==> flow/design.v <==
module SME(clk,reset,chardata,isstring,ispattern,valid,match,match_index);
  input clk;
  input reset;
  input [7:0] chardata;
  input isstring;
  input ispattern;
  output match;
  output [4:0] match_index;
  output valid;
  reg match;
  reg [4:0] match_index;
  reg valid;
  reg [7:0] string_data [31:0];
  reg [5:0] string_length;
  reg [7:0] pattern_data [7:0];
  reg [3:0] pattern_length;
  reg [1:0] state;
  reg [5:0] string_counter;
  reg [3:0] pattern_counter;
  reg fresh;             
  reg [5:0] head;        
  reg star_seen;         
  reg [3:0] star_pattern;  
  reg [5:0] star_string;   
  parameter DATA_READ   = 0;
  parameter FIND_HEAD   = 1;
  parameter CHECK_DATA  = 2;
  parameter DATA_OUT    = 3;
  always@(*) valid <= (state == DATA_OUT);
  wire anchored = (pattern_data[0] == "^");
  wire [7:0] pchar = pattern_data[pattern_counter[2:0]];
  wire [7:0] schar = string_data[string_counter[4:0]];
  wire [7:0] prev_char = string_data[head[4:0] - 5'd1];
  wire at_end = (string_counter >= string_length);
  always @(posedge clk or posedge reset) begin
    if(reset)begin
      state <= DATA_READ;
      string_length <= 0;
      pattern_length <= 0;
      match_index <= 0;
      match <= 0;
      fresh <= 1;
      head <= 0;
      star_seen <= 0;
    end
    else begin
      case(state)
        DATA_READ:begin
          if(isstring)begin
            if(fresh)begin
              string_length <= 1;
              string_data[0] <= chardata;
            end
            else begin
              string_length <= string_length + 1;
              string_data[string_length[4:0]] <= chardata;
            end
            pattern_length <= 0;
            fresh <= 0;
          end
          else if(ispattern)begin
            pattern_length <= pattern_length + 1;
            pattern_data[pattern_length[2:0]] <= chardata;
            fresh <= 0;
          end
          else if(pattern_length != 0)begin
            state <= FIND_HEAD;
            head <= 0;
          end
        end
        FIND_HEAD:begin
          if(head >= string_length)begin
            state <= DATA_OUT;
            match <= 0;
            match_index <= 0;
          end
          else if(anchored && head != 0 && prev_char != " ")begin
            head <= head + 1;
          end
          else begin
            state <= CHECK_DATA;
            string_counter <= head;
            pattern_counter <= anchored ? 4'd1 : 4'd0;
            star_seen <= 0;
          end
        end
        CHECK_DATA:begin
          if(pattern_counter >= pattern_length)begin  
            state <= DATA_OUT;
            match <= 1;
            match_index <= head[4:0];
          end
          else if(pchar == "*")begin
            star_seen <= 1;
            star_pattern <= pattern_counter + 1;
            star_string <= string_counter;
            pattern_counter <= pattern_counter + 1;
          end
          else if(pchar == "$" && at_end)begin
            pattern_counter <= pattern_counter + 1;
          end
          else if(!at_end && ( schar == pchar || pchar == "."
                              || (pchar == "$" && schar == " ") ))begin
            string_counter <= string_counter + 1;
            pattern_counter <= pattern_counter + 1;
          end
          else if(star_seen && star_string < string_length)begin
            star_string <= star_string + 1;
            string_counter <= star_string + 1;
            pattern_counter <= star_pattern;
          end
          else begin
            state <= FIND_HEAD;
            head <= head + 1;
          end
        end
        DATA_OUT:begin
          match <= 0;
          match_index <= 0;
          fresh <= 1;
          pattern_length <= 0;
          state <= DATA_READ;
          if(isstring)begin
            string_length <= 1;
            string_data[0] <= chardata;
            fresh <= 0;
          end
          else if(ispattern)begin
            pattern_length <= 1;
            pattern_data[0] <= chardata;
            fresh <= 0;
          end
        end
        default begin
          state <= DATA_READ;
        end
      endcase
    end
  end
endmodule
# Step by step through the tools: SME
# Tool output for the design above, in the order of the flow.
# Line numbers count from 1 in the design file above.
# The mark -- stands for no value.
# setup
design	SME
clock	clk
cell_library	sky130hd
lib_corner	tt_025C_1v80

# Word-level counts
# Source: Yosys, flattened and elaborated. Widths are those after wreduce. Registers that Yosys merges into a memory's read port (data or address) are not register bits. Print and check cells do not count. Equal cells are merged and count once.
# bits
ff_bits	366
word_cells	369
inputBits	12
output_inout_bits	7
# classes
add_sub_neg	7
cmp	4
n_logic	4
reduce_logical	73
n_mux	81
eq_ne	148
# op_table
op	count
8-bit parallel mux with 32-bit select	2
5-bit equality test (second input constant)	48
5-bit AND reduction	40
6-bit 2-to-1 mux	23
5-bit by 4-bit equality test with 1-bit output (second input constant)	24
8-bit 2-to-1 mux	9
8-bit parallel mux with 8-bit select	1
5-bit by 3-bit equality test with 1-bit output (second input constant)	12
2-bit != test (second input constant)	22
4-bit 2-to-1 mux	9
8-bit by 6-bit equality test with 1-bit output (second input constant)	4
8-bit parallel mux with 2-bit select	2
5-bit by 2-bit equality test with 1-bit output (second input constant)	6
3-bit equality test (second input constant)	8
3-bit != test (second input constant)	8
6-bit by 1-bit adder with 6-bit output (second input constant)	4
6-bit parallel mux with 2-bit select	2
2-bit 2-to-1 mux	10
6-bit parallel mux with 3-bit select	1
4-bit parallel mux with 2-bit select	2
5-bit by 1-bit equality test with 1-bit output (second input constant)	3
5-bit logical NOT	3
5-bit parallel mux with 3-bit select	1
1-bit 2-to-1 mux	13
3-bit by 2-bit equality test with 1-bit output (second input constant)	4
6-bit >= comparator	2
6-bit AND reduction	2
11-bit AND reduction	1
# Not listed: further kinds 31, cells in them 51.

# Depth
# Depth = most cells in a row (Yosys ltp): at word level without a register or memory, in the mapped netlist without a sequential cell, where the memories' decode and read muxes count.
# logic_depth
depth_word	11
abc_area	1
depth_mapped	27
ltp_nobuf	25

# After synthesis
# Source: synth_stat.txt of the flow (Yosys; design flattened, memories mapped). It holds for the ABC_AREA given above (unset counts as 0); a run with the other value may have another netlist.
# The area totals of this step are shown rounded.
# types
type	count	area_total_um2
sky130_fd_sc_hd__edfxtp_1	340	1.02E+04
sky130_fd_sc_hd__nand2_1	668	2.51E+03
sky130_fd_sc_hd__nand3_1	280	1.4E+03
sky130_fd_sc_hd__nor2_1	291	1.09E+03
sky130_fd_sc_hd__inv_1	180	675.648
sky130_fd_sc_hd__dfrtp_1	26	650.624
sky130_fd_sc_hd__ha_1	52	650.624
sky130_fd_sc_hd__nand4_1	93	581.808
sky130_fd_sc_hd__buf_6	17	191.434
sky130_fd_sc_hd__nor2_2	22	137.632
sky130_fd_sc_hd__buf_2	27	135.13
sky130_fd_sc_hd__nor3_1	26	130.125
sky130_fd_sc_hd__o21ai_0	23	115.11
sky130_fd_sc_hd__nand3_4	6	105.101
sky130_fd_sc_hd__nor2_4	8	90.086
sky130_fd_sc_hd__a21oi_1	16	80.077
sky130_fd_sc_hd__nand3_2	7	70.067
sky130_fd_sc_hd__nand2_2	11	68.816
# Other cell types: 33; their cells: 131.
# mapped
flip_flops	368
yosys_area_um2	19800
buffers	69
cells	2224
seq_area_um2	10900

# Timing after synthesis
# OpenSTA on the mapped netlist: ideal clock, no wires. The path of least setup slack (recovery checks aside). Input and output delay are each 20% of the period. Register names are those of the netlist, which keeps one name where synthesis merged equal registers.
# synth_timing
path_type	input to register
from	input port reset
to	register pattern_data[1][0]
clock_period_ns	6.2
arrival_time_ns	2.856
t_first_pin_ns	1.240
path_buffers	0
path_stages	3
setup_time_ns	0.383
setup_slack_ns	2.961
path_delay_ns	1.999
input_delay_ns	1.240
t_required_ns	5.817
period_less_setup_slack_ns	3.239
# "path_delay_ns" = arrival - input delay + setup time.
# "path_stages" counts driving pins, that of a launching flip-flop among them; a cell with two outputs on the path counts twice.
# "period_less_setup_slack_ns" is the clock period less the worst setup slack; recovery checks do not enter. This is arithmetic on one report: input and output delays are still those of the set period (20% each).
# The rows between start and end are the longest chain of elaborated cells between them; the timing report does not say that the signal goes this way. Where chains are equally long, one stands for them.
# A line is the first line of the expression or statement that the cell stems from. Yosys adds cells for indexed reads and writes and turns some case tables into memories.
# Lines with a computed index may be missing from the assigning lines.
# synth_between
path_cell_list	sky130_fd_sc_hd__inv_1 > sky130_fd_sc_hd__nand3_1 > sky130_fd_sc_hd__nor3_1
elab_chain_len	2
cone_cells	2
lines_between	0
classes_between	logic: 1; reduce/logical: 1
# synth_lines
element	line	rtl
from (decl)	3	input reset;
1-bit NOT	--
5-bit AND reduction	--
to (decl)	15	reg [7:0] pattern_data [7:0];

# Worst path after layout
# Path of least setup slack in the final report of entry A (OpenROAD, finished layout, wires in). Where an end is a register, its clock arrival counts in the times.
# layout_timing
path_type	register to register
from	register head[0]
to	register pattern_counter[1]
setup_slack_ns	1.64
setup_time_ns	0.33
path_buffers	1
path_stages	20
t_first_pin_ns	0.57
t_required_ns	6.43
arrival_time_ns	4.79
clock_period_ns	6.2
# The rows between start and end are the longest chain of elaborated cells between them; the timing report does not say that the signal goes this way. Where chains are equally long, one stands for them.
# A register here has more assigning lines than the two given.
# Only ways into the end's enable, where the timed path ends, are counted here.
# layout_between
path_cell_list	sky130_fd_sc_hd__dfrtp_1 > sky130_fd_sc_hd__inv_1 > sky130_fd_sc_hd__ha_1 > sky130_fd_sc_hd__nand3_1 > sky130_fd_sc_hd__nand2_4 > sky130_fd_sc_hd__inv_2 > sky130_fd_sc_hd__buf_4 > sky130_fd_sc_hd__nand3_1 > sky130_fd_sc_hd__nand2_1 > sky130_fd_sc_hd__inv_1 > sky130_fd_sc_hd__nand2_1 > sky130_fd_sc_hd__nor2_1 > sky130_fd_sc_hd__nand2_1 > sky130_fd_sc_hd__nor2_1 > sky130_fd_sc_hd__nand2_1 > sky130_fd_sc_hd__nor2_1 > sky130_fd_sc_hd__nand2_1 > sky130_fd_sc_hd__nand3_1 > sky130_fd_sc_hd__nand4_1 > sky130_fd_sc_hd__nor2_1
elab_chain_len	7
cone_cells	42
lines_between	3
classes_between	add/sub: 1; compare: 1; eq/ne: 34; mux: 1; reduce/logical: 5
# layout_lines
element	line	rtl
from (decl)	21	reg [5:0] head;
from (assign)	78	head <= head + 1;
from (assign)	114	head <= head + 1;
5-bit by 1-bit subtractor with 5-bit output	33	wire [7:0] prev_char = string_data[head[4:0] - 5'd1];
5-bit equality test	33
8-bit parallel mux with 32-bit select	33
8-bit by 6-bit != test with 1-bit output	77	else if(anchored && head != 0 && prev_char != " ")begin
1-bit logical AND	77
2-bit != test	--
6-bit AND reduction	--
to (assign)	83	pattern_counter <= anchored ? 4'd1 : 4'd0;
to (assign)	97	pattern_counter <= pattern_counter + 1;
to (decl)	19	reg [3:0] pattern_counter;

Subject: flow runs of SME

Hi,

SME through Yosys and OpenROAD on sky130hd: 4 stored runs, unordered, with their settings and measured results. The constraints put input and output delay at 20% of the set period each and load the outputs with 0.01 pF.
"clock_period_reached_ns": clock period set for the run, less the worst setup slack. It is reckoned from that one timing run; input and output delays stay at 20% of the period that was set.
"timing.worst_path_ns" means the part of the period allowed to the worst setup path (the constraints hold back 20% at inputs and 20% at outputs) less its slack; where the path has registers, the arrival times of their clocks count too.
"power_uw" rests on the timing tool's default activity at the inputs, not on a simulated workload.
Measured values are rounded.

Entry A, flow files:
==> flow/run.sh <==
#!/bin/bash
# the make line also repeats the synthesis and layout settings of config.mk as NAME=value (left out here)
make -C /OpenROAD-flow-scripts/flow DESIGN_CONFIG=/design/flow/config.mk WORK_HOME=/design/flow/orfs CLKGATE_MAP_FILE= finish
==> flow/config.mk <==
export PLATFORM = sky130hd
export DESIGN_NAME = SME
export DESIGN_NICKNAME = SME
export VERILOG_FILES = /design/flow/design.v
export SDC_FILE = /design/flow/constraint.sdc
export NUM_CORES = 4
export LEC_CHECK = 0
export ABC_AREA = 1
export CAP_MARGIN = 20
export CELL_PAD_IN_SITES_GLOBAL_PLACEMENT = 2
export CORE_MARGIN = 8
export CORE_UTILIZATION = 40
export GPL_TIMING_DRIVEN = 1
export HOLD_SLACK_MARGIN = 0.16
export MAX_ROUTING_LAYER = met4
export PLACE_DENSITY = 0.38
export SLEW_MARGIN = 35
export TNS_END_PERCENT = 25
==> flow/constraint.sdc <==
create_clock -name core_clock -period 6.2 [get_ports {clk}]
set_input_delay 1.2400 -clock core_clock [delete_from_list [all_inputs] [get_ports {clk}]]
set_output_delay 1.2400 -clock core_clock [all_outputs]
set_load 0.01 [all_outputs]

==> results of entry A, as CSV <==
result,value
finish.utilization_pct,45.2
setup_tns_ns,0.000
timing.worst_path_ns,4.56
critical_path_kind,"register to register"
power_uw,7470
final_cell_area_um2,22100
design.die.area_um2,56900
final_setup_ws_ns,1.64
yosys.chip_area_um2,19800
hold_worst_slack_ns,0.491
clock_period_reached_ns,4.559

Entry B, flow files:
==> flow/run.sh <==
#!/bin/bash
# the make line also repeats the synthesis and layout settings of config.mk as NAME=value (left out here)
make -C /OpenROAD-flow-scripts/flow DESIGN_CONFIG=/design/flow/config.mk WORK_HOME=/design/flow/orfs CLKGATE_MAP_FILE= finish
==> flow/config.mk <==
export PLATFORM = sky130hd
export DESIGN_NAME = SME
export DESIGN_NICKNAME = SME
export VERILOG_FILES = /design/flow/design.v
export SDC_FILE = /design/flow/constraint.sdc
export NUM_CORES = 4
export LEC_CHECK = 0
export CAP_MARGIN = 20
export CORE_MARGIN = 2
export CORE_UTILIZATION = 25
export CTS_CLUSTER_DIAMETER = 160
export GPL_ROUTABILITY_DRIVEN = 0
export PLACE_DENSITY_LB_ADDON = 0.27
export SETUP_SLACK_MARGIN = 0.51
export SLEW_MARGIN = 20
==> flow/constraint.sdc <==
create_clock -name core_clock -period 3.39 [get_ports {clk}]
set_input_delay 0.6780 -clock core_clock [delete_from_list [all_inputs] [get_ports {clk}]]
set_output_delay 0.6780 -clock core_clock [all_outputs]
set_load 0.01 [all_outputs]

==> results of entry B, as CSV <==
result,value
finish.utilization_pct,34.5
setup_tns_ns,-28.9
timing.worst_path_ns,4.20
critical_path_kind,"register to register"
power_uw,14300
final_cell_area_um2,26300
design.die.area_um2,79400
final_setup_ws_ns,-0.809
yosys.chip_area_um2,19300
hold_worst_slack_ns,0.481
clock_period_reached_ns,4.199

Entry C, flow files:
==> flow/run.sh <==
#!/bin/bash
# the make line also repeats the synthesis and layout settings of config.mk as NAME=value (left out here)
make -C /OpenROAD-flow-scripts/flow DESIGN_CONFIG=/design/flow/config.mk WORK_HOME=/design/flow/orfs CLKGATE_MAP_FILE= finish
==> flow/config.mk <==
export PLATFORM = sky130hd
export DESIGN_NAME = SME
export DESIGN_NICKNAME = SME
export VERILOG_FILES = /design/flow/design.v
export SDC_FILE = /design/flow/constraint.sdc
export NUM_CORES = 4
export LEC_CHECK = 0
export ABC_AREA = 1
export CAP_MARGIN = 20
export CELL_PAD_IN_SITES_DETAIL_PLACEMENT = 1
export CELL_PAD_IN_SITES_GLOBAL_PLACEMENT = 1
export CORE_ASPECT_RATIO = 0.83
export CORE_MARGIN = 2
export CORE_UTILIZATION = 40
export SLEW_MARGIN = 20
==> flow/constraint.sdc <==
create_clock -name core_clock -period 6.2 [get_ports {clk}]
set_input_delay 1.2400 -clock core_clock [delete_from_list [all_inputs] [get_ports {clk}]]
set_output_delay 1.2400 -clock core_clock [all_outputs]
set_load 0.01 [all_outputs]

==> results of entry C, as CSV <==
result,value
finish.utilization_pct,44.7
setup_tns_ns,0.000
timing.worst_path_ns,4.87
critical_path_kind,"register to register"
power_uw,7490
final_cell_area_um2,21900
design.die.area_um2,51300
final_setup_ws_ns,1.33
yosys.chip_area_um2,19800
hold_worst_slack_ns,0.503
clock_period_reached_ns,4.868

Entry D, flow files:
==> flow/run.sh <==
#!/bin/bash
# the make line also repeats the synthesis and layout settings of config.mk as NAME=value (left out here)
make -C /OpenROAD-flow-scripts/flow DESIGN_CONFIG=/design/flow/config.mk WORK_HOME=/design/flow/orfs CLKGATE_MAP_FILE= finish
==> flow/config.mk <==
export PLATFORM = sky130hd
export DESIGN_NAME = SME
export DESIGN_NICKNAME = SME
export VERILOG_FILES = /design/flow/design.v
export SDC_FILE = /design/flow/constraint.sdc
export NUM_CORES = 4
export LEC_CHECK = 0
export ABC_AREA = 1
export CAP_MARGIN = 20
export CELL_PAD_IN_SITES_GLOBAL_PLACEMENT = 3
export CORE_MARGIN = 2
export CORE_UTILIZATION = 40
export SLEW_MARGIN = 20
export TNS_END_PERCENT = 30
==> flow/constraint.sdc <==
create_clock -name core_clock -period 6.2 [get_ports {clk}]
set_input_delay 1.2400 -clock core_clock [delete_from_list [all_inputs] [get_ports {clk}]]
set_output_delay 1.2400 -clock core_clock [all_outputs]
set_load 0.01 [all_outputs]

==> results of entry D, as CSV <==
result,value
finish.utilization_pct,45.1
setup_tns_ns,0.000
timing.worst_path_ns,4.80
critical_path_kind,"register to register"
power_uw,7530
final_cell_area_um2,22100
design.die.area_um2,51300
final_setup_ws_ns,1.40
yosys.chip_area_um2,19800
hold_worst_slack_ns,0.502
clock_period_reached_ns,4.797

Regards
